==> flow/design.v <==
module RCServo(clk, rst, RxD_data, RCServo_pulse);
input clk;
input rst;
input [9:0] RxD_data;
output RCServo_pulse;
reg [9:0] RxD_data_reg;
always @(posedge clk) if(rst) RxD_data_reg <= 10'd0; else RxD_data_reg <= RxD_data;
parameter ClkDiv = 195;   
reg [7:0] ClkCount;
reg ClkTick;
always @(posedge clk) if(rst) ClkTick <= 1'b0; else ClkTick <= (ClkCount==ClkDiv-2);  
always @(posedge clk) if(rst) ClkCount <= 8'b0; else if(ClkTick) ClkCount <= 8'b0; else ClkCount <= ClkCount + 1'b1; 
reg [11:0] PulseCount;
always @(posedge clk) if(rst) PulseCount <= 12'b0; else if(ClkTick) PulseCount <= PulseCount + 1'b1;  
reg [9:0] RCServo_position;
always @(posedge clk) if(rst) RCServo_position <= 10'd0; else if(PulseCount==0) RCServo_position <= RxD_data_reg; 
reg RCServo_pulse;
always @(posedge clk) if(rst) RCServo_pulse <= 1'b0; else RCServo_pulse <= (PulseCount < {2'b00,RCServo_position}); 
endmodule
module multiplexerServo(select, normalSort, servoTest, muxOut);
input [0:0] select;		 
input [9:0] normalSort, servoTest;	 
output [9:0] muxOut;	 
reg [9:0] muxOut;	 
parameter normal = 1'b0, test = 1'b1;  
always@(select or normalSort or servoTest)
	begin
		case(select)
			normal:
				begin
				muxOut <= normalSort;	 
				end
			test:
				begin
				muxOut <= servoTest;	 
				end
		endcase
	end
endmodule
module multiplexerFour(select, muxOut, startOut, controllerInput, maintenanceInput, controllerStart, maintenanceStart);
input [0:0] select;	 
input controllerStart, maintenanceStart;	 
input [2:0] controllerInput, maintenanceInput;	 
output startOut;	 
output [2:0] muxOut;	 
reg startOut;
reg [2:0] muxOut;
parameter controller = 1'b0, maintenance = 1'b1; 
always@(select or controllerInput or maintenanceStart or controllerStart or maintenanceInput)
	begin
		case(select)
			controller:
				begin
				startOut <= controllerStart;	 
				muxOut <= controllerInput;	 
				end
			maintenance:
				begin
				startOut <= maintenanceStart;	 
				muxOut <= maintenanceInput;	 
				end
		endcase
	end
endmodule
module multiplexerOutput(select, normalOutput, maintenanceOutput, muxOut);
input [0:0] select;		 
input [2:0] normalOutput, maintenanceOutput;	 
output [2:0] muxOut;	 
reg [2:0] muxOut;	 
parameter normal = 1'b0, maintenance = 1'b1;  
always@(select or normalOutput or maintenanceOutput)
	begin
		case(select)
			normal:
				begin
				muxOut <= normalOutput;	 
				end
			maintenance:
				begin
				muxOut <= maintenanceOutput;	 
				end
		endcase
	end
endmodule
module multiplexerSeven(select, mbedInput, controllerOutput, maintenanceOutput);
input [0:0] select;	 
input [6:0] mbedInput;	 
output [6:0] controllerOutput, maintenanceOutput;	 
reg [6:0] controllerOutput, maintenanceOutput;	 
parameter controller = 1'b0, maintenance = 1'b1;  
always@(select or mbedInput)
	begin
		case(select)
			controller:
				begin
				controllerOutput <= mbedInput;	 
				maintenanceOutput <= 7'b0111111;	 
				end
			maintenance:
				begin
				maintenanceOutput <= mbedInput;	 
				controllerOutput <= 7'b1101110;	 
				end
		endcase
	end
endmodule
module multiplexerThree(select, controllerInput, maintenanceInput, controllerStart, maintenanceStart, startOut, muxOut);
input [0:0] select;
input [0:0] controllerStart, maintenanceStart;
input [1:0] controllerInput, maintenanceInput;
output [0:0] startOut;
output [1:0] muxOut;
reg [0:0] startOut;
reg [1:0] muxOut;
parameter controller = 1'b0, maintenance = 1'b1; 
always@(select or controllerStart or controllerInput or maintenanceStart or maintenanceInput)
	begin
		case(select)
			controller:
				begin
				startOut <= controllerStart;
				muxOut <= controllerInput;
				end
			maintenance:
				begin
				startOut <= maintenanceStart;
				muxOut <= maintenanceInput;
				end
		endcase
	end
endmodule
module controller(clk, rst, mbedInput, mbedOutput, sortStart, sortColour, dispenseStart, dispense, sortCompleteIn, dispenseCompleteIn);
input rst;
input clk;					 
input [6:0] mbedInput;		 
input sortCompleteIn, dispenseCompleteIn;
output [2:0] mbedOutput;	 
output [2:0] sortColour;	 
output [0:0] sortStart, dispenseStart;	 
output [1:0] dispense;		 
reg [6:0] mbedInput_reg;	 
reg [6:0] mbedInputCheck;
reg [0:0] sortStart;
reg [2:0] sortColour;
reg [0:0] dispenseStart;
reg [1:0] dispense;			
reg [2:0] mbedOutput;
reg sortCompleteOut, dispenseCompleteOut;
reg recieved;
reg [15:0] count;
always@(posedge clk)
	if(rst)
		begin
		mbedInput_reg <= 0;
		mbedInputCheck <= 0;
		sortStart <= 0;
		sortColour <= 0;
		dispenseStart <= 0;
		dispense <= 0;
		mbedOutput <= 0;
		sortCompleteOut <= 0;
		dispenseCompleteOut <= 0;
		recieved <= 0;
		count <= 0;
		end
	else
	begin
	if(sortCompleteIn == 1'b1)	 
		begin
		sortCompleteOut <= 1'b1;	 
		end
	if(dispenseCompleteIn == 1'b1)  
		begin
		dispenseCompleteOut <= 1'b1;  
		end
	if(mbedInputCheck != mbedInput)
		begin
		mbedInputCheck <= mbedInput;	 
		mbedInput_reg <= mbedInput;	 
		recieved <= 1'b1;	 
		sortCompleteOut <= 1'b0;	 
		dispenseCompleteOut <= 1'b0;	 
		end
	else
		begin
		if(count >= 50000)	 
			begin
			count <= 16'b0;
			recieved <= 1'b0;
			end
		else
			begin
			count <= count + 1'b1;
			end
		end
	sortStart <= mbedInput_reg[0:0];		 
	sortColour <= mbedInput_reg[3:1];	 
	dispenseStart <= mbedInput_reg[4:4];	 
	dispense <= mbedInput_reg[6:5];		 
	mbedOutput[0:0] <= recieved;		 
	mbedOutput[1:1] <= sortCompleteOut;	 
	mbedOutput[2:2] <= dispenseCompleteOut;	 
	end
endmodule
module dispense(clk, rst, start, dispense, dispenseServoRed, dispenseServoGreenBlue, complete, redLED, greenLED, blueLED);
input rst;
input clk, start;  
input [1:0] dispense;	 
output [9:0] dispenseServoRed, dispenseServoGreenBlue;	 
output complete;
output [0:0] redLED, greenLED, blueLED;
reg [3:0] state;  
reg [9:0] dispenseServoRed, dispenseServoGreenBlue;  
reg [14:0] pause;  
reg [1:0] dispense_reg, dispenseCheck;  
reg complete;
reg [0:0] redLED, greenLED, blueLED;
parameter control = 4'd0, red = 4'd1, redSecond = 4'd2, redThird = 4'd3, green = 4'd4, greenSecond = 4'd5, greenThird = 4'd6, blue = 4'd7, blueSecond = 4'd8, blueThird = 4'd9;
always@(posedge clk)
	if(rst)
		begin
		dispenseServoRed <= 10'd440;
		dispenseServoGreenBlue <= 10'd375;
		state <= 0;
		pause <= 0;
		dispense_reg <= 0;
		dispenseCheck <= 0;
		complete <= 0;
		redLED <= 0;
		greenLED <= 0;
		blueLED <= 0;
		end
	else
	begin
		if(dispense != dispenseCheck)	 
			begin
			dispenseCheck <= dispense;	 
			dispense_reg <= dispense;	 
			complete <= 1'b0;
			end
		if(start == 1'b1)	 
			begin
				case(state)
						control:		 
							begin
							if(dispense_reg == 2'b00)	 
								begin
								dispense_reg <= 2'b11;	 
								state <= red;			 
								end
							else if(dispense_reg == 2'b01)	 
								begin
								dispense_reg <= 2'b11;	 
								state <= green;			 
								end
							else if(dispense_reg == 2'b10)	 
								begin
								dispense_reg <= 2'b11;	 
								state <= blue;			 
								end
							else
								begin
								state <= control;		 
								end
							end
						red:			 
							begin
							redLED <= 1'b1;
							dispenseServoRed <= 10'd200;	 
							state <= redSecond;			 
							end
						redSecond:		 
							begin
							if(pause >= 30000)		 
								begin
								pause <= 15'b0;				 
								dispenseServoRed <= 10'd440;	 
								state <= redThird;
								end
							else
								begin
								pause <= pause + 1'b1;		 
								state <= redSecond;		 
								end
							end
						redThird:
							begin
							if(pause >= 20000)		 
								begin
								pause <= 15'b0;
								complete <= 1'b1;	 
								redLED <= 1'b0;
								state <= control;	 
								end
							else
								begin
								pause <= pause + 1'b1;
								state <= redThird;
								end
							end
						green:			 
							begin
							greenLED <= 1'b1;
							dispenseServoGreenBlue <= 10'd355;
							if(pause >= 15000)		 
								begin
								pause <= 15'b0;
								state <= greenSecond;				 
								end
							else
								begin
								pause <= pause + 1'b1;
								state <= green;
								end						
							end
						greenSecond:	 
							begin
							dispenseServoGreenBlue <= 10'd590;	 
							if(pause >= 20000)		 
								begin
								pause <= 15'b0;				 
								state <= greenThird;
								end
							else
								begin
								pause <= pause + 1'b1;		 
								state <= greenSecond;	 
								end
							end
						greenThird:
							begin
							dispenseServoGreenBlue <= 10'd375;	 
							if(pause >= 20000)		 
								begin
								pause <= 15'b0;
								complete <= 1'b1;	 
								greenLED <= 1'b0;
								state <= control;	 
								end
							else
								begin
								pause <= pause + 1'b1;
								state <= greenThird;
								end
							end
						blue:			 
							begin
							blueLED <= 1'b1;
							dispenseServoGreenBlue <= 10'd395;
							if(pause >= 15000)		 
								begin
								pause <= 15'b0;
								state <= blueSecond;			 
								end
							else
								begin
								pause <= pause + 1'b1;
								state <= blue;
								end
							end
						blueSecond:		 
							begin
							dispenseServoGreenBlue <= 10'd10;	 
							if(pause >= 20000)			 
								begin
								pause <= 15'b0;					 
								state <= blueThird;
								end
							else
								begin
								pause <= pause + 1'b1;		 
								state <= blueSecond;	 
								end
							end
						blueThird:
							begin
								dispenseServoGreenBlue <= 10'd375;	 
								if(pause >= 20000)		 
								begin
								pause <= 15'b0;
								complete <= 1'b1;	 
								blueLED <= 1'b0;
								state <= control;	 
								end
							else
								begin
								pause <= pause + 1'b1;
								state <= blueThird;
								end
							end
				endcase
			end
	end	
endmodule
module sort(clk, rst, start, colour, sortServoRedBlue, sortServoGreenOther, sortServoBinRecycle, liftUp, liftDown, complete, redLED, greenLED, blueLED);
input rst;
input clk, start;
input [2:0] colour;
output [9:0] sortServoRedBlue, sortServoGreenOther, sortServoBinRecycle;
output [0:0] liftUp, liftDown;
output complete;
output [0:0] redLED, greenLED, blueLED;
reg [9:0] sortServoRedBlue, sortServoGreenOther, sortServoBinRecycle;
reg [0:0] liftUp, liftDown;
reg [3:0] state;
reg [16:0] pause;
reg [2:0] colour_reg, colourCheck;
reg complete;
reg [0:0] redLED, greenLED, blueLED;
parameter colourSense = 4'd0, red = 4'd1, redSecond = 4'd2, green = 4'd3, greenSecond = 4'd4,
		  blue = 4'd5, blueSecond = 4'd6, bin = 4'd7, binSecond = 4'd8, binThird = 4'd9,
		  recycle = 4'd10, recycleSecond = 4'd11, recycleThird = 4'd12, lift = 4'd13, liftTwo = 4'd14, liftThree = 4'd15;
always@(posedge clk)
	if(rst)
		begin
		sortServoRedBlue <= 10'd355;
		sortServoGreenOther <= 10'd340;
		sortServoBinRecycle <= 10'd580;
		liftUp <= 1'b1;
		liftDown <= 1'b0;
		state <= 0;
		pause <= 0;
		colour_reg <= 0;
		colourCheck <= 0;
		complete <= 0;
		redLED <= 0;
		greenLED <= 0;
		blueLED <= 0;
		end
	else
	begin
		if(colour != colourCheck)
				begin
					colourCheck <= colour;
					colour_reg <= colour;
					complete <= 1'b0;
				end
		if(start == 1'b1)
			begin
				case(state)
					colourSense:					 
						begin
							if(colour_reg == 3'b000)	 
								begin
								colour_reg <= 3'b111;	 
								state <= red;
								end
							else if(colour_reg == 3'b001)  
								begin
								colour_reg <= 3'b111;	 
								state <= green;
								end
							else if(colour_reg == 3'b010)	 
								begin
								colour_reg <= 3'b111;	 
								state <= blue;
								end
							else if(colour_reg == 3'b011)	 
								begin
								colour_reg <= 3'b111;	 
								state <= bin;
								end
							else if(colour_reg == 3'b100)	 
								begin
								colour_reg <= 3'b111;	 
								state <= recycle;
								end
							else if(colour_reg == 3'b101)	 
								begin
								colour_reg <= 3'b111;	 
								state <= lift;
								end
							else
								begin
								state <= colourSense;
								end
						end
					red:							 
						begin
						redLED <= 1'b1;
						sortServoRedBlue <= 10'd570;   
							if(pause >= 20000)		 
								begin
								pause <= 17'b0;                  
								sortServoRedBlue <= 10'd355;     
								state <= redSecond;  
								end
							else
								begin
								pause <= pause + 1'b1;	 
								state <= red;	 
								end                    
						end
					redSecond:
						begin
						if(pause >= 5000)		 
							begin
							pause <= 17'b0;
							complete <= 1'b1;	 
							redLED <= 1'b0;
							state <= colourSense;  
							end
						else
							begin
							pause <= pause + 1'b1;
							state <= redSecond;
							end
						end
					green:							 
						begin
						greenLED <= 1'b1;
						sortServoGreenOther <= 10'd70; 	 
							if(pause >= 20000)		 
								begin
								pause <= 17'b0;
								sortServoGreenOther <= 10'd340;	 
								state <= greenSecond;			 
								end
							else						 
								begin
								pause <= pause + 1'b1;	 
								state <= green;			 
								end				 
						end
					greenSecond:
						begin
						if(pause >= 5000)		 
							begin
							pause <= 17'b0;
							complete <= 1'b1;	 
							greenLED <= 1'b0;
							state <= colourSense;  
							end
						else
							begin
							pause <= pause + 1'b1;	 
							state <= greenSecond;	 
							end	
						end
					blue:							 
						begin
						blueLED <= 1'b1;
						sortServoRedBlue <= 10'd185;   
							if(pause >= 20000)	 
								begin
								pause <= 17'b0;                  
								sortServoRedBlue <= 10'd355;     
								state <= blueSecond;
								end
							else
								begin
								pause <= pause + 1'b1;	 
								state <= blue;	 
								end					
						end
					blueSecond:
						begin
						if(pause >= 5000)	 
							begin
							pause <= 17'b0;
							complete <= 1'b1;	 
							blueLED <= 1'b0;
							state <= colourSense;		 
							end
						else
							begin
							pause <= pause + 1'b1;
							state <= blueSecond;
							end
						end
					bin:							 
						begin
						sortServoGreenOther <= 10'd560;	 
						sortServoBinRecycle <= 10'd350;	 
							if(pause >= 20000)	 
								begin
								pause <= 17'b0;																
								sortServoGreenOther <= 10'd340;	 
								state <= binSecond;	 
								end
							else
								begin
								pause <= pause + 1'b1;	 
								state <= bin;	 
								end			
						end
					binSecond:
						begin
						if(pause >= 20000)	 
								begin
								pause <= 17'b0;
								sortServoBinRecycle <= 10'd580;	 
								state <= binThird;
								end
							else
								begin
								pause <= pause + 1'b1;	 
								state <= binSecond;	 
								end
						end
					binThird:
						begin
						if(pause >= 5000)	 
							begin
							pause <= 17'b0;
							complete <= 1'b1;	 
							state <= colourSense;			 
							end
						else
							begin
							pause <= pause + 1'b1;
							state <= binThird;
							end
						end
					recycle:						 
						begin
						sortServoGreenOther <= 10'd560;	 
						sortServoBinRecycle <= 10'd580;	 
							if(pause >= 20000)	 
								begin
								pause <= 17'b0;								
								sortServoGreenOther <= 10'd340;	 
								state <= recycleSecond;		 
								end
							else
								begin
								pause <= pause + 1'b1;	 
								state <= recycle;	 
								end										
						end
					recycleSecond:
						begin
						if(pause >= 20000)	 
							begin
							pause <= 17'b0;
							sortServoBinRecycle <= 10'd350;	 
							state <= recycleThird;
							end
						else
							begin
							pause <= pause + 1'b1;	 
							state <= recycleSecond;	 
							end	
						end
					recycleThird:
						begin
						if(pause >= 5000)		 
							begin
							pause <= 17'b0;
							complete <= 1'b1;	 
							state <= colourSense;	 
							end
						else
							begin
							pause <= pause + 1'b1;
							state <= recycleThird;
							end
						end
					lift:				 
						begin
						liftUp <= 1'b0; 
						liftDown <= 1'b0; 
						if(pause >= 100000)	 
							begin
							pause <= 17'b0;
							state <= liftTwo;	 
							end
						else
							begin
							pause <= pause + 1'b1;
							state <= lift;
							end
						end
					liftTwo:
						begin
						liftUp <= 1'b1; 
						liftDown <= 1'b0; 
						if(pause >= 10000)		 
							begin
							pause <= 17'b0;
							state <= liftThree;
							end
						else
							begin
							pause <= pause + 1'b1;
							state <= liftTwo;
							end
						end
					liftThree:
						begin
						liftUp <= 1'b1;  
						liftDown <= 1'b1; 
						if(pause >= 100000)		 
							begin
							pause <= 17'b0;
							liftUp <= 1'b1; 
							liftDown <= 1'b0; 
							complete <= 1'b1;	 
							state <= colourSense;
							end
						else
							begin
							pause <= pause + 1'b1;
							state <= liftThree;
							end
						end
				endcase
		end
	end
endmodule
module maintenance(clk, rst, inputSignal, results, sortStart, dispenseStart, sortColour, dispense, sortComplete, dispenseComplete,
			selectRedBlue, selectGreenOther, selectBinRecycle, selectRed, selectGreenBlue, positionRedBlue, positionGreenOther, positionBinRecycle, positionRed, positionGreenBlue, state);
input rst;
input clk;
input [6:0] inputSignal;
input sortComplete, dispenseComplete;
output [2:0] results;
output [2:0] sortColour;	 
output sortStart, dispenseStart;	 
output [1:0] dispense;		 
output [9:0] positionRedBlue, positionGreenOther, positionBinRecycle, positionRed, positionGreenBlue;
output selectRedBlue, selectGreenOther, selectBinRecycle, selectRed, selectGreenBlue;
output [4:0] state;
reg [4:0] state;
reg [0:0] start;
reg [5:0] controlSignal;
reg [5:0] controlSignal_reg;
reg [5:0] controlSignalCheck;
reg [2:0] sortColour;
reg sortStart, dispenseStart;
reg [1:0] dispense;
reg [2:0] results;
reg [0:0] complete;
reg [0:0] received;
reg [14:0] pause;
reg [15:0] count;
reg [9:0] positionRedBlue, positionGreenOther, positionBinRecycle, positionRed, positionGreenBlue;
reg selectRedBlue, selectGreenOther, selectBinRecycle, selectRed, selectGreenBlue;
parameter control = 5'd0, binHopper = 5'd1, dispenseRed = 5'd2, dispenseGreen = 5'd3, dispenseBlue = 5'd4,
		  testRedBlueLeft = 5'd5, testRedBlueCentre = 5'd6, testRedBlueRight = 5'd7, testGreenOtherUp = 5'd8,
		  testGreenOtherCentre = 5'd9, testGreenOtherDown = 5'd10, testBinRecycleLeft = 5'd11,
		  testBinRecycleRight = 5'd12, testRedPush = 5'd13, testRedHome = 5'd14, testGreenBlueLeft = 5'd15,
		  testGreenBlueCentre = 5'd16, testGreenBlueRight = 5'd17, maintenanceEND = 5'd18;
always@(posedge clk)
	if(rst) results <= 3'b0; else
	begin
	results[0:0] <= received;
	results[1:1] <= complete;
	results[2:2] <= 1'b0;
	end
always@(posedge clk)
	if(rst)
		begin
		dispense <= 2'b11;
		sortColour <= 3'b111;
		state <= 0;
		pause <= 0;
		count <= 0;
		start <= 0;
		controlSignal <= 0;
		controlSignal_reg <= 0;
		controlSignalCheck <= 0;
		sortStart <= 0;
		dispenseStart <= 0;
		complete <= 0;
		received <= 0;
		positionRedBlue <= 0;
		positionGreenOther <= 0;
		positionBinRecycle <= 0;
		positionRed <= 0;
		positionGreenBlue <= 0;
		selectRedBlue <= 0;
		selectGreenOther <= 0;
		selectBinRecycle <= 0;
		selectRed <= 0;
		selectGreenBlue <= 0;
		end
	else
	begin
		controlSignal <= inputSignal[5:0];	 
		start <= inputSignal[6:6];			 
		if(controlSignal != controlSignalCheck)	 
			begin
			controlSignalCheck <= controlSignal;	 
			controlSignal_reg <= controlSignal;		 
			received <= 1'b1;	 
			complete <= 1'b0;	 
			end
		else if(count == 50000)	 
			begin
			count <= 16'b0;
			received <= 1'b0;
			end
		else
			begin
			count <= count + 1'b1;
			end
		if(start)	 
			begin
				case(state)
					control:
						begin
							if(controlSignal_reg == 6'b000001)	 
								begin
								controlSignal_reg <= 6'b111111;	 
								state <= binHopper;
								end
							else if(controlSignal_reg == 6'b000010)	 
								begin
								controlSignal_reg <= 6'b111111;	 
								state <= dispenseRed;
								end
							else if(controlSignal_reg == 6'b000011)	 
								begin
								controlSignal_reg <= 6'b111111;	 
								state <= dispenseGreen;
								end
							else if(controlSignal_reg == 6'b000100)	 
								begin
								controlSignal_reg <= 6'b111111;	 
								state <= dispenseBlue;
								end
							else if(controlSignal_reg == 6'b000101)	 
								begin
								controlSignal_reg <= 6'b111111;	 
								state <= testRedBlueLeft;
								end
							else if(controlSignal_reg == 6'b000110)	 
								begin
								controlSignal_reg <= 6'b111111;	 
								state <= testRedBlueCentre;
								end
							else if(controlSignal_reg == 6'b000111)	 
								begin
								controlSignal_reg <= 6'b111111;	 
								state <= testRedBlueRight;
								end
							else if(controlSignal_reg == 6'b001000)	 
								begin
								controlSignal_reg <= 6'b111111;	 
								state <= testGreenOtherUp;
								end
							else if(controlSignal_reg == 6'b001001)	 
								begin
								controlSignal_reg <= 6'b111111;	 
								state <= testGreenOtherCentre;
								end
							else if(controlSignal_reg == 6'b001010)	 
								begin
								controlSignal_reg <= 6'b111111;	 
								state <= testGreenOtherDown;
								end
							else if(controlSignal_reg == 6'b001011)	 
								begin
								controlSignal_reg <= 6'b111111;	 
								state <= testBinRecycleLeft;
								end
							else if(controlSignal_reg == 6'b001100)	 
								begin
								controlSignal_reg <= 6'b111111;	 
								state <= testBinRecycleRight;
								end
							else if(controlSignal_reg == 6'b001101)	 
								begin
								controlSignal_reg <= 6'b111111;	 
								state <= testRedPush;	
								end
							else if(controlSignal_reg == 6'b001110)	 
								begin
								controlSignal_reg <= 6'b111111;	 
								state <= testRedHome;
								end
							else if(controlSignal_reg == 6'b001111)	 
								begin
								controlSignal_reg <= 6'b111111;	 
								state <= testGreenBlueLeft;
								end
							else if(controlSignal_reg == 6'b010000)	 
								begin
								controlSignal_reg <= 6'b111111;	 
								state <= testGreenBlueCentre;
								end
							else if(controlSignal_reg == 6'b010001)	 
								begin
								controlSignal_reg <= 6'b111111;	 
								state <= testGreenBlueRight;
								end
							else if(controlSignal_reg == 6'b010010)	 
								begin
								controlSignal_reg <= 6'b111111;	 
								state <= maintenanceEND;
								end
							else		 
								begin
								state <= control;
								end
						end
					binHopper:			 
						begin
						sortStart <= 1'b1;	 
						sortColour <= 3'b011;	 
						if(sortComplete)	 
							begin
							sortColour <= 3'b111;	 
							sortStart <= 1'b0;		 
							complete <= 1'b1;		 
							state <= control;		
							end
						else				 
							begin
							state <= binHopper;
							end
						end
					dispenseRed:		 
						begin
						dispenseStart <= 1'b1;	 
						dispense <= 2'b00;		 
						if(dispenseComplete)	 
							begin
							dispense <= 2'b11;	 
							dispenseStart <= 1'b0;	 
							complete <= 1'b1;	 
							state <= control;	 
							end
						else
							begin
							state <= dispenseRed;	 
							end
						end
					dispenseGreen:		 
						begin
						dispenseStart <= 1'b1;	 
						dispense <= 2'b01;		 
						if(dispenseComplete)	 
							begin
							dispense <= 2'b11;	 
							dispenseStart <= 1'b0;	 
							complete <= 1'b1;	 
							state <= control;	 
							end
						else
							begin
							state <= dispenseGreen;	 
							end
						end
					dispenseBlue:		 
						begin
						dispenseStart <= 1'b1;	 
						dispense <= 2'b10;		 
						if(dispenseComplete)	 
							begin
							dispense <= 2'b11;	 
							dispenseStart <= 1'b0;	 
							complete <= 1'b1;	 
							state <= control;	 
							end
						else
							begin
							state <= dispenseBlue;  
							end
						end
					testRedBlueLeft:
						begin
						selectRedBlue <= 1'b1;
						positionRedBlue <= 10'd570;	 
						if(pause == 25000)	 
							begin
							pause <= 15'b0;	 
							complete <= 1'b1;
							state <= control;	 
							end
						else
							begin
							pause <= pause + 1'b1;
							state <= testRedBlueLeft;
							end
						end
					testRedBlueCentre:
						begin
						selectRedBlue <= 1'b1;
						positionRedBlue <= 10'd355;	 
						if(pause == 25000)	 
							begin
							pause <= 15'b0;	 
							complete <= 1'b1;
							state <= control;	 
							end
						else
							begin
							pause <= pause + 1'b1;	 
							state <= testRedBlueCentre;	 
							end
						end
					testRedBlueRight:
						begin
						selectRedBlue <= 1'b1;
						positionRedBlue <= 10'd185;	 
						if(pause == 25000)	 
							begin
							pause <= 15'b0;	 
							complete <= 1'b1;
							state <= control;	 
							end
						else
							begin
							pause <= pause + 1'b1;	 
							state <= testRedBlueRight;	 
							end
						end
					testGreenOtherUp:
						begin
						selectGreenOther <= 1'b1;
						positionGreenOther <= 10'd560;	 
						if(pause == 25000)	 
							begin
							pause <= 15'b0;	 
							complete <= 1'b1;
							state <= control;	 
							end
						else
							begin
							pause <= pause + 1'b1;	 
							state <= testGreenOtherUp;	 
							end
						end
					testGreenOtherCentre:
						begin
						selectGreenOther <= 1'b1;
						positionGreenOther <= 10'd340;	 
						if(pause == 25000)	 
							begin
							pause <= 15'b0;	 
							complete <= 1'b1;
							state <= control;	 
							end
						else
							begin
							pause <= pause + 1'b1;	 
							state <= testGreenOtherCentre;	 
							end
						end
					testGreenOtherDown:
						begin
						selectGreenOther <= 1'b1;
						positionGreenOther <= 10'd70;	 
						if(pause == 25000)	 
							begin
							pause <= 15'b0;	 
							complete <= 1'b1;
							state <= control;	 
							end
						else
							begin
							pause <= pause + 1'b1;	 
							state <= testGreenOtherDown;	 
							end
						end
					testBinRecycleLeft:
						begin
						selectBinRecycle <= 1'b1;
						positionBinRecycle <= 10'd350;	 
						if(pause == 25000)	 
							begin
							pause <= 15'b0;	 
							complete <= 1'b1;
							state <= control;	 
							end
						else
							begin
							pause <= pause + 1'b1;	 
							state <= testBinRecycleLeft;	 
							end
						end
					testBinRecycleRight:
						begin
						selectBinRecycle <= 1'b1;
						positionBinRecycle <= 10'd580;	 
						if(pause == 25000)	 
							begin
							pause <= 15'b0;	 
							complete <= 1'b1;
							state <= control;	 
							end
						else
							begin
							pause <= pause + 1'b1;	 
							state <= testBinRecycleRight;	 
							end
						end
					testRedPush:
						begin
						selectRed <= 1'b1;
						positionRed <= 10'd200;	 
						if(pause == 25000)	 
							begin
							pause <= 15'b0;	 
							complete <= 1'b1;
							state <= control;	 
							end
						else
							begin
							pause <= pause + 1'b1;	 
							state <= testRedPush;	 
							end
						end
					testRedHome:
						begin
						selectRed <= 1'b1;
						positionRed <= 10'd440;	 
						if(pause == 25000)	 
							begin
							pause <= 15'b0;	 
							complete <= 1'b1;
							state <= control;	 
							end
						else
							begin
							pause <= pause + 1'b1;	 
							state <= testRedHome;	 
							end
						end
					testGreenBlueLeft:
						begin
						selectGreenBlue <= 1'b1;
						positionGreenBlue <= 10'd550;	 
						if(pause == 25000)	 
							begin
							pause <= 15'b0;	 
							complete <= 1'b1;
							state <= control;	 
							end
						else
							begin
							pause <= pause + 1'b1;	 
							state <= testGreenBlueLeft;	 
							end
						end
					testGreenBlueCentre:
						begin
						selectGreenBlue <= 1'b1;
						positionGreenBlue <= 10'd355;	 
						if(pause == 25000)	 
							begin
							pause <= 15'b0;	 
							complete <= 1'b1;
							state <= control;	 
							end
						else
							begin
							pause <= pause + 1'b1;	 
							state <= testGreenBlueCentre;	 
							end
						end
					testGreenBlueRight:
						begin
						selectGreenBlue <= 1'b1;
						positionGreenBlue <= 10'd10;	 
						if(pause == 25000)	 
							begin
							pause <= 15'b0;	 
							complete <= 1'b1;
							state <= control;	 
							end
						else
							begin
							pause <= pause + 1'b1;	 
							state <= testGreenBlueRight;	 
							end
						end
					maintenanceEND:
						begin
						selectRedBlue <= 1'b1;
						selectGreenOther <= 1'b1;
						selectBinRecycle <= 1'b1;
						selectRed <= 1'b1;
						selectGreenBlue <= 1'b1;
						positionRedBlue <= 10'd355;
						positionGreenOther <= 10'd355;
						positionBinRecycle <= 10'd580;
						positionRed <= 10'd440;
						positionGreenBlue <= 10'd355;
						if(pause == 25000)	 
							begin
							pause <= 15'b0;
							selectRedBlue <= 1'b0;
							selectGreenOther <= 1'b0;
							selectBinRecycle <= 1'b0;
							selectRed <= 1'b0;
							selectGreenBlue <= 1'b0;
							complete <= 1'b1;
							state <= control;
							end
						else
							begin
							pause <= pause + 1'b1;
							state <= maintenanceEND;
							end
						end
				endcase
			end
	end
endmodule
module System(
	clk,
	rst,
	mbed,
	select,
	GreenBlueServoOut,
	RedServoOut,
	BinRecycleServoOut,
	RedBlueServoOut,
	GreenOtherServoOut,
	dispenseBlueLED,
	dispenseComplete,
	dispenseGreenLED,
	dispenseRedLED,
	mainState,
	mbedOutput,
	results,
	sortBlueLED,
	sortComplete,
	sortGreenLED,
	sortRedLED
);
input	clk;
input	rst;
input	[6:0] mbed;
input	[0:0] select;
output	GreenBlueServoOut;
output	RedServoOut;
output	BinRecycleServoOut;
output	RedBlueServoOut;
output	GreenOtherServoOut;
output	[0:0] dispenseBlueLED;
output	[0:0] dispenseComplete;
output	[0:0] dispenseGreenLED;
output	[0:0] dispenseRedLED;
output	[4:0] mainState;
output	[2:0] mbedOutput;
output	[2:0] results;
output	[0:0] sortBlueLED;
output	[0:0] sortComplete;
output	[0:0] sortGreenLED;
output	[0:0] sortRedLED;
wire	[1:0] conDispenseColour;
wire	[0:0] conDispenseStart;
wire	[2:0] conSortColour;
wire	[0:0] conSortStart;
wire	[2:0] controllerOutput;
wire	[0:0] dispenseComplete_ALTERA_SYNTHESIZED;
wire	[9:0] mainBinRecycle;
wire	[1:0] mainDispenseColour;
wire	[0:0] maindispenseStart;
wire	[9:0] mainGreenBlue;
wire	[9:0] mainGreenOther;
wire	[9:0] mainRed;
wire	[9:0] mainRedBlue;
wire	[2:0] mainSortColour;
wire	[0:0] mainSortStart;
wire	[2:0] maintenanceOutput;
wire	[9:0] normalBinRecycle;
wire	[9:0] normalGreenBlue;
wire	[9:0] normalGreenOther;
wire	[9:0] normalRed;
wire	[9:0] normalRedBlue;
wire	[0:0] selectBinRecycle;
wire	[0:0] selectGreenBlue;
wire	[0:0] selectGreenOther;
wire	[0:0] selectRed;
wire	[0:0] selectRedBlue;
wire	[0:0] sortComplete_ALTERA_SYNTHESIZED;
wire	[0:0] startSort;
wire	[9:0] SYNTHESIZED_WIRE_0;
wire	[9:0] SYNTHESIZED_WIRE_1;
wire	[9:0] SYNTHESIZED_WIRE_2;
wire	[2:0] SYNTHESIZED_WIRE_3;
wire	[6:0] SYNTHESIZED_WIRE_4;
wire	[6:0] SYNTHESIZED_WIRE_5;
wire	[0:0] SYNTHESIZED_WIRE_6;
wire	[1:0] SYNTHESIZED_WIRE_7;
wire	[9:0] SYNTHESIZED_WIRE_8;
wire	[9:0] SYNTHESIZED_WIRE_9;
RCServo	b2v_BinRecycleServo(.clk(clk),.rst(rst),
.RxD_data(SYNTHESIZED_WIRE_0),.RCServo_pulse(BinRecycleServoOut));
defparam	b2v_BinRecycleServo.ClkDiv = 4;
multiplexerServo	b2v_BinRecycleServoMux(.normalSort(normalBinRecycle),
.select(selectBinRecycle),.servoTest(mainBinRecycle),.muxOut(SYNTHESIZED_WIRE_0));
defparam	b2v_BinRecycleServoMux.normal = 'b0;
defparam	b2v_BinRecycleServoMux.test = 'b1;
RCServo	b2v_GreenBlueServo(.clk(clk),.rst(rst),
.RxD_data(SYNTHESIZED_WIRE_1),.RCServo_pulse(GreenBlueServoOut));
defparam	b2v_GreenBlueServo.ClkDiv = 4;
multiplexerServo	b2v_GreenBlueServoMux(.normalSort(normalGreenBlue),
.select(selectGreenBlue),.servoTest(mainGreenBlue),.muxOut(SYNTHESIZED_WIRE_1));
defparam	b2v_GreenBlueServoMux.normal = 'b0;
defparam	b2v_GreenBlueServoMux.test = 'b1;
RCServo	b2v_GreenOtherServo(.clk(clk),.rst(rst),
.RxD_data(SYNTHESIZED_WIRE_2),.RCServo_pulse(GreenOtherServoOut));
defparam	b2v_GreenOtherServo.ClkDiv = 4;
multiplexerServo	b2v_GreenOtherServoMux(.normalSort(normalGreenOther),
.select(selectGreenOther),.servoTest(mainGreenOther),.muxOut(SYNTHESIZED_WIRE_2));
defparam	b2v_GreenOtherServoMux.normal = 'b0;
defparam	b2v_GreenOtherServoMux.test = 'b1;
sort	b2v_inst(.clk(clk),.rst(rst),
.start(startSort),.colour(SYNTHESIZED_WIRE_3),.complete(sortComplete_ALTERA_SYNTHESIZED),.blueLED(sortBlueLED),.greenLED(sortGreenLED),.redLED(sortRedLED),.sortServoBinRecycle(normalBinRecycle),.sortServoGreenOther(normalGreenOther),.sortServoRedBlue(normalRedBlue));
defparam	b2v_inst.bin = 'b0111;
defparam	b2v_inst.binSecond = 'b1000;
defparam	b2v_inst.binThird = 'b1001;
defparam	b2v_inst.blue = 'b0101;
defparam	b2v_inst.blueSecond = 'b0110;
defparam	b2v_inst.colourSense = 'b0000;
defparam	b2v_inst.green = 'b0011;
defparam	b2v_inst.greenSecond = 'b0100;
defparam	b2v_inst.recycle = 'b1010;
defparam	b2v_inst.recycleSecond = 'b1011;
defparam	b2v_inst.recycleThird = 'b1100;
defparam	b2v_inst.red = 'b0001;
defparam	b2v_inst.redSecond = 'b0010;
multiplexerFour	b2v_inst11(.controllerStart(conSortStart),
.maintenanceStart(mainSortStart),.controllerInput(conSortColour),.maintenanceInput(mainSortColour),.select(select),.startOut(startSort),.muxOut(SYNTHESIZED_WIRE_3));
defparam	b2v_inst11.controller = 'b0;
defparam	b2v_inst11.maintenance = 'b1;
multiplexerOutput	b2v_inst12(.maintenanceOutput(maintenanceOutput),
.normalOutput(controllerOutput),.select(select),.muxOut(mbedOutput));
defparam	b2v_inst12.maintenance = 'b1;
defparam	b2v_inst12.normal = 'b0;
multiplexerThree	b2v_inst17(.controllerInput(conDispenseColour),
.controllerStart(conDispenseStart),.maintenanceInput(mainDispenseColour),.maintenanceStart(maindispenseStart),.select(select),.muxOut(SYNTHESIZED_WIRE_7),.startOut(SYNTHESIZED_WIRE_6));
defparam	b2v_inst17.controller = 'b0;
defparam	b2v_inst17.maintenance = 'b1;
maintenance	b2v_inst2(.clk(clk),.rst(rst),
.sortComplete(sortComplete_ALTERA_SYNTHESIZED),.dispenseComplete(dispenseComplete_ALTERA_SYNTHESIZED),.inputSignal(SYNTHESIZED_WIRE_4),.sortStart(mainSortStart),.dispenseStart(maindispenseStart),.selectRedBlue(selectRedBlue),.selectGreenOther(selectGreenOther),.selectBinRecycle(selectBinRecycle),.selectRed(selectRed),.selectGreenBlue(selectGreenBlue),.dispense(mainDispenseColour),.positionBinRecycle(mainBinRecycle),.positionGreenBlue(mainGreenBlue),.positionGreenOther(mainGreenOther),.positionRed(mainRed),.positionRedBlue(mainRedBlue),.results(maintenanceOutput),.sortColour(mainSortColour),.state(mainState));
defparam	b2v_inst2.binHopper = 'b00001;
defparam	b2v_inst2.control = 'b00000;
defparam	b2v_inst2.dispenseBlue = 'b00100;
defparam	b2v_inst2.dispenseGreen = 'b00011;
defparam	b2v_inst2.dispenseRed = 'b00010;
defparam	b2v_inst2.maintenanceEND = 'b10010;
defparam	b2v_inst2.testBinRecycleLeft = 'b01011;
defparam	b2v_inst2.testBinRecycleRight = 'b01100;
defparam	b2v_inst2.testGreenBlueCentre = 'b10000;
defparam	b2v_inst2.testGreenBlueLeft = 'b01111;
defparam	b2v_inst2.testGreenBlueRight = 'b10001;
defparam	b2v_inst2.testGreenOtherCentre = 'b01001;
defparam	b2v_inst2.testGreenOtherDown = 'b01010;
defparam	b2v_inst2.testGreenOtherUp = 'b01000;
defparam	b2v_inst2.testRedBlueCentre = 'b00110;
defparam	b2v_inst2.testRedBlueLeft = 'b00101;
defparam	b2v_inst2.testRedBlueRight = 'b00111;
defparam	b2v_inst2.testRedHome = 'b01110;
defparam	b2v_inst2.testRedPush = 'b01101;
controller	b2v_inst3(.clk(clk),.rst(rst),
.sortCompleteIn(sortComplete_ALTERA_SYNTHESIZED),.dispenseCompleteIn(dispenseComplete_ALTERA_SYNTHESIZED),.mbedInput(SYNTHESIZED_WIRE_5),.dispense(conDispenseColour),.dispenseStart(conDispenseStart),.mbedOutput(controllerOutput),.sortColour(conSortColour),.sortStart(conSortStart));
multiplexerSeven	b2v_inst4(.mbedInput(mbed),
.select(select),.controllerOutput(SYNTHESIZED_WIRE_5),.maintenanceOutput(SYNTHESIZED_WIRE_4));
defparam	b2v_inst4.controller = 'b0;
defparam	b2v_inst4.maintenance = 'b1;
dispense	b2v_inst6(.clk(clk),.rst(rst),
.start(SYNTHESIZED_WIRE_6),.dispense(SYNTHESIZED_WIRE_7),.complete(dispenseComplete_ALTERA_SYNTHESIZED),.blueLED(dispenseBlueLED),.dispenseServoGreenBlue(normalGreenBlue),.dispenseServoRed(normalRed),.greenLED(dispenseGreenLED),.redLED(dispenseRedLED));
defparam	b2v_inst6.blue = 'b0111;
defparam	b2v_inst6.blueSecond = 'b1000;
defparam	b2v_inst6.blueThird = 'b1001;
defparam	b2v_inst6.control = 'b0000;
defparam	b2v_inst6.green = 'b0100;
defparam	b2v_inst6.greenSecond = 'b0101;
defparam	b2v_inst6.greenThird = 'b0110;
defparam	b2v_inst6.red = 'b0001;
defparam	b2v_inst6.redSecond = 'b0010;
defparam	b2v_inst6.redThird = 'b0011;
RCServo	b2v_RedBlueServo(.clk(clk),.rst(rst),
.RxD_data(SYNTHESIZED_WIRE_8),.RCServo_pulse(RedBlueServoOut));
defparam	b2v_RedBlueServo.ClkDiv = 4;
multiplexerServo	b2v_RedBlueServoMux(.normalSort(normalRedBlue),
.select(selectRedBlue),.servoTest(mainRedBlue),.muxOut(SYNTHESIZED_WIRE_8));
defparam	b2v_RedBlueServoMux.normal = 'b0;
defparam	b2v_RedBlueServoMux.test = 'b1;
RCServo	b2v_RedServo(.clk(clk),.rst(rst),
.RxD_data(SYNTHESIZED_WIRE_9),.RCServo_pulse(RedServoOut));
defparam	b2v_RedServo.ClkDiv = 4;
multiplexerServo	b2v_RedServoMux(.normalSort(normalRed),
.select(selectRed),.servoTest(mainRed),.muxOut(SYNTHESIZED_WIRE_9));
defparam	b2v_RedServoMux.normal = 'b0;
defparam	b2v_RedServoMux.test = 'b1;
assign	dispenseComplete = dispenseComplete_ALTERA_SYNTHESIZED;
assign	results = maintenanceOutput;
assign	sortComplete = sortComplete_ALTERA_SYNTHESIZED;
endmodule
# ---- From RTL to reports: System
# What the tools print for System, step after step.
# Lines are those of the file above, counted from 1.
# Operators carry their Yosys type and port widths (W data, S select, Z words).
# Cell names lack the library's common part.
# Not given: -
dict set report design {
  top {System}
  clock {clk}
  cell_library {sky130hd}
  pvt_corner {tt_025C_1v80}
}

# ---- After elaboration
# Yosys after proc, flatten, opt, wreduce and memory -nomap, before mapping. Memory bits, and registers merged into a memory's read port (data or address), are not among the register bits. Print and check cells are not counted.
dict set report op_classes {
  add_sub_neg 15
  reduce_and_logical 92
  muxes 190
  cmp 13
  n_logic 6
  equal 87
}
# cell count
set op_table {}
lappend op_table {{$pmux W10 S2} 10}
lappend op_table {{$mux W6} 21}
lappend op_table {{$mux W5} 21}
lappend op_table {{$pmux W5 S19} 1}
lappend op_table {{$mux W4} 22}
lappend op_table {{$pmux W10 S4} 2}
lappend op_table {{$mux W15} 5}
lappend op_table {{$pmux W17 S4} 1}
lappend op_table {{$mux W17} 4}
lappend op_table {{$pmux W4 S16} 1}
lappend op_table {{$add A12 B1 Y12 const B} 5}
lappend op_table {{$lt A12 B10 Y1} 5}
lappend op_table {{$logic_not A12 Y1} 5}
lappend op_table {{$pmux W10 S3} 2}
lappend op_table {{$mux W3} 20}
lappend op_table {{$pmux W10 S5} 1}
lappend op_table {{$mux W10} 5}
lappend op_table {{$eq A6 B4 Y1 const B} 8}
lappend op_table {{$pmux W15 S3} 1}
lappend op_table {{$reduce_and A2 Y1} 20}
lappend op_table {{$eq A4 B4 Y1 const B} 10}
lappend op_table {{$eq A5 B4 Y1 const B} 8}
lappend op_table {{$add A8 B1 Y8 const B} 5}
lappend op_table {{$eq A8 B2 Y1 const B} 5}
lappend op_table {{$pmux W4 S10} 1}
lappend op_table {{$reduce_bool A2 Y1} 17}
lappend op_table {{$add A16 B1 Y16 const B} 2}
lappend op_table {{$reduce_or A2 Y1} 16}
# Other operator kinds: 61; their cells: 179.
dict set report bits {
  reg_bits 475
  word_cells 491
  output_inout_bits 24
}

# ---- Depth
# Yosys ltp: most cells in a row. Word level: on the elaborated netlist, between registers, memories and ports. Mapped: between sequential cells and ports; inverters and the memories' decode and read muxes count.
dict set report logic_depth {
  depth_word 22
  abc_area 0
  ltp_mapped 9
  mapped_depth_nobuf 8
}

# ---- Netlist
# Source: synth_stat.txt of the flow (Yosys; design flattened, memories mapped). It holds for the ABC_AREA given above (unset counts as 0); a run with the other value may have another netlist.
# Totals and module areas in this step are rounded.
dict set report mapped {
  ff_cells 400
  buffers 81
  seq_area_um2 8000
  cell_count 2009
  area_um2 18000
}
# type count
set types {}
lappend types {dfxtp_1 400}
lappend types {nor2_1 334}
lappend types {xor2_1 99}
lappend types {ha_1 69}
lappend types {mux2i_1 68}
lappend types {a21oi_1 132}
lappend types {nand2_1 144}
lappend types {nand3_1 87}
lappend types {xnor2_1 48}
lappend types {inv_1 96}
lappend types {and3_1 53}
lappend types {o21ai_0 62}
lappend types {clkbuf_1 63}
lappend types {nor3_1 40}
lappend types {nand4_1 29}
lappend types {nor4_1 26}
lappend types {nor2b_1 24}
lappend types {o21a_1 13}
# Not listed: further types 56, cells in them 222.
# By module: a second synthesis without flattening, with its own total; a netlist apart from the flattened one above.
dict set report hier_totals {
  cells_unflattened 2391
  area_unflattened_um2 22000
}
# Each row is one instance without its submodules.
# mod n_cells n_inst seq_area_um2 area_um2
set modules {}
lappend modules {{RCServo #(ClkDiv=4)} 204 5 840 1900}
lappend modules {maintenance 555 1 1900 4700}
lappend modules {sort 322 1 1200 2800}
lappend modules {dispense 245 1 860 2000}
lappend modules {controller 169 1 720 1500}
lappend modules {multiplexerServo 11 5 0.0 160}
lappend modules {multiplexerSeven 15 1 0.0 100}
lappend modules {multiplexerFour 4 1 0.0 45}
lappend modules {multiplexerThree 3 1 0.0 34}
lappend modules {multiplexerOutput 3 1 0.0 34}
lappend modules {System 0 1 0.0 0.0}

# ---- Worst setup path after synthesis
# Path of least setup slack by OpenSTA after synthesis, without wires, with an ideal clock, recovery checks aside; 20% of the period is set as input and as output delay. Where synthesis merged equal registers, the netlist keeps one of their names.
dict set report synth_timing {
  path_type {input -> output}
  startpoint {input port select[0]}
  endpoint {output port mbedOutput[0]}
  path_delay_ns 0.917
  arrival_ns 2.917
  path_stages 4
  launch_ns 2.000
  tclk_ns 10.0
  output_delay_ns 2.000
  setup_slack_ns 5.083
  n_path_buf 3
  period_less_setup_slack_ns 4.917
}
# "path_delay_ns" is the arrival time less input delay plus setup time.
# A path that ends at an output port has no setup time.
# "path_stages": output pins that drive a net of the path, with the launching flip-flop's if there is one; two outputs of one cell count as two.
# "period_less_setup_slack_ns" = period - worst setup slack (recovery checks aside). The figure is calculated, with input and output delays left at 20% of the set period.
# The rows between start and end are the longest chain of elaborated cells between them; the timing report does not say that the signal goes this way. Where chains are equally long, one stands for them.
# Each line given opens the expression or statement behind the cell; cells for indexed reads and writes are added by Yosys, which also makes memories of some case tables.
dict set report synth_between {
  path_cell_list {buf_6 > buf_4 > clkbuf_1 > mux2_2}
  elab_chain_cells 2
  cells_between 2
}
# item line_no
set synth_rtl {}
lappend synth_rtl {{start: declaration} 1228} ;# input [0:0] select;
lappend synth_rtl {{$not A1 Y1} 73} ;# case(select)
lappend synth_rtl {{$pmux W3 S2} 73}
lappend synth_rtl {{end: declaration} 1239} ;# output [2:0] mbedOutput;

# ---- Timing after layout
# Path of least setup slack in the final report of job 1 (OpenROAD, finished layout, wires in). Where an end is a register, its clock arrival counts in the times.
dict set report layout_timing {
  path_type {input -> output}
  startpoint {input port select[0]}
  endpoint {output port mbedOutput[0]}
  launch_ns 1.14
  arrival_ns 2.93
  setup_slack_ns 1.62
  tclk_ns 5.68
  n_path_buf 3
  output_delay_ns 1.14
  path_stages 4
}
# The rows between start and end are the longest chain of elaborated cells between them; the timing report does not say that the signal goes this way. Where chains are equally long, one stands for them.
dict set report layout_between {
  path_cell_list {clkdlybuf4s50_1 > buf_4 > mux2_2 > clkdlybuf4s50_1}
  elab_chain_cells 2
  cells_between 2
}
# item line_no
set layout_rtl {}
lappend layout_rtl {{start: declaration} 1228} ;# input [0:0] select;
lappend layout_rtl {{$not A1 Y1} 73} ;# case(select)
lappend layout_rtl {{$pmux W3 S2} 73}
lappend layout_rtl {{end: declaration} 1239} ;# output [2:0] mbedOutput;

# Measured results for System: 3 stored runs of the Yosys and OpenROAD flow on sky130hd. The settings differ; the order carries no meaning. The constraints put input and output delay at 20% of the set period each and load the outputs with 0.01 pF.
# "totalPower_mw" rests on the timing tool's default activity at the inputs, not on a simulated workload.
# Results are given in rounded form.
run="job 1" settings CORE_UTILIZATION=35 period_ns=5.68 CAP_MARGIN=20 CORE_MARGIN=2 SLEW_MARGIN=20
run="job 1" results ws_hold_ns=0.46 synth_chip_area_um2=18000 totalPower_mw=6.1 design.die.area_um2=52000 timing.setup.tns_ns=0.000 post_route_util_pct=40 final_setup_ws_ns=1.6
run="job 2" settings CORE_UTILIZATION=36 CTS_CLUSTER_DIAMETER=324 CTS_CLUSTER_SIZE=87 MAX_ROUTING_LAYER="met4" MIN_ROUTING_LAYER="met2" PLACE_DENSITY_LB_ADDON=0.09 SETUP_SLACK_MARGIN=0.25 SLEW_MARGIN=25 period_ns=4.69 CAP_MARGIN=20 CORE_MARGIN=2
run="job 2" results ws_hold_ns=0.46 synth_chip_area_um2=18000 totalPower_mw=5.3 design.die.area_um2=51000 timing.setup.tns_ns=0.000 post_route_util_pct=39 final_setup_ws_ns=0.95
run="job 3" settings CAP_MARGIN=15 CORE_UTILIZATION=38 CTS_CLUSTER_SIZE=18 GPL_ROUTABILITY_DRIVEN=1 PLACE_DENSITY_LB_ADDON=0.24 SETUP_SLACK_MARGIN=-0.2 TNS_END_PERCENT=90 period_ns=3.31 CORE_MARGIN=2 SLEW_MARGIN=20
run="job 3" results ws_hold_ns=0.45 synth_chip_area_um2=18000 totalPower_mw=11 design.die.area_um2=48000 timing.setup.tns_ns=0.000 post_route_util_pct=44 final_setup_ws_ns=0.39
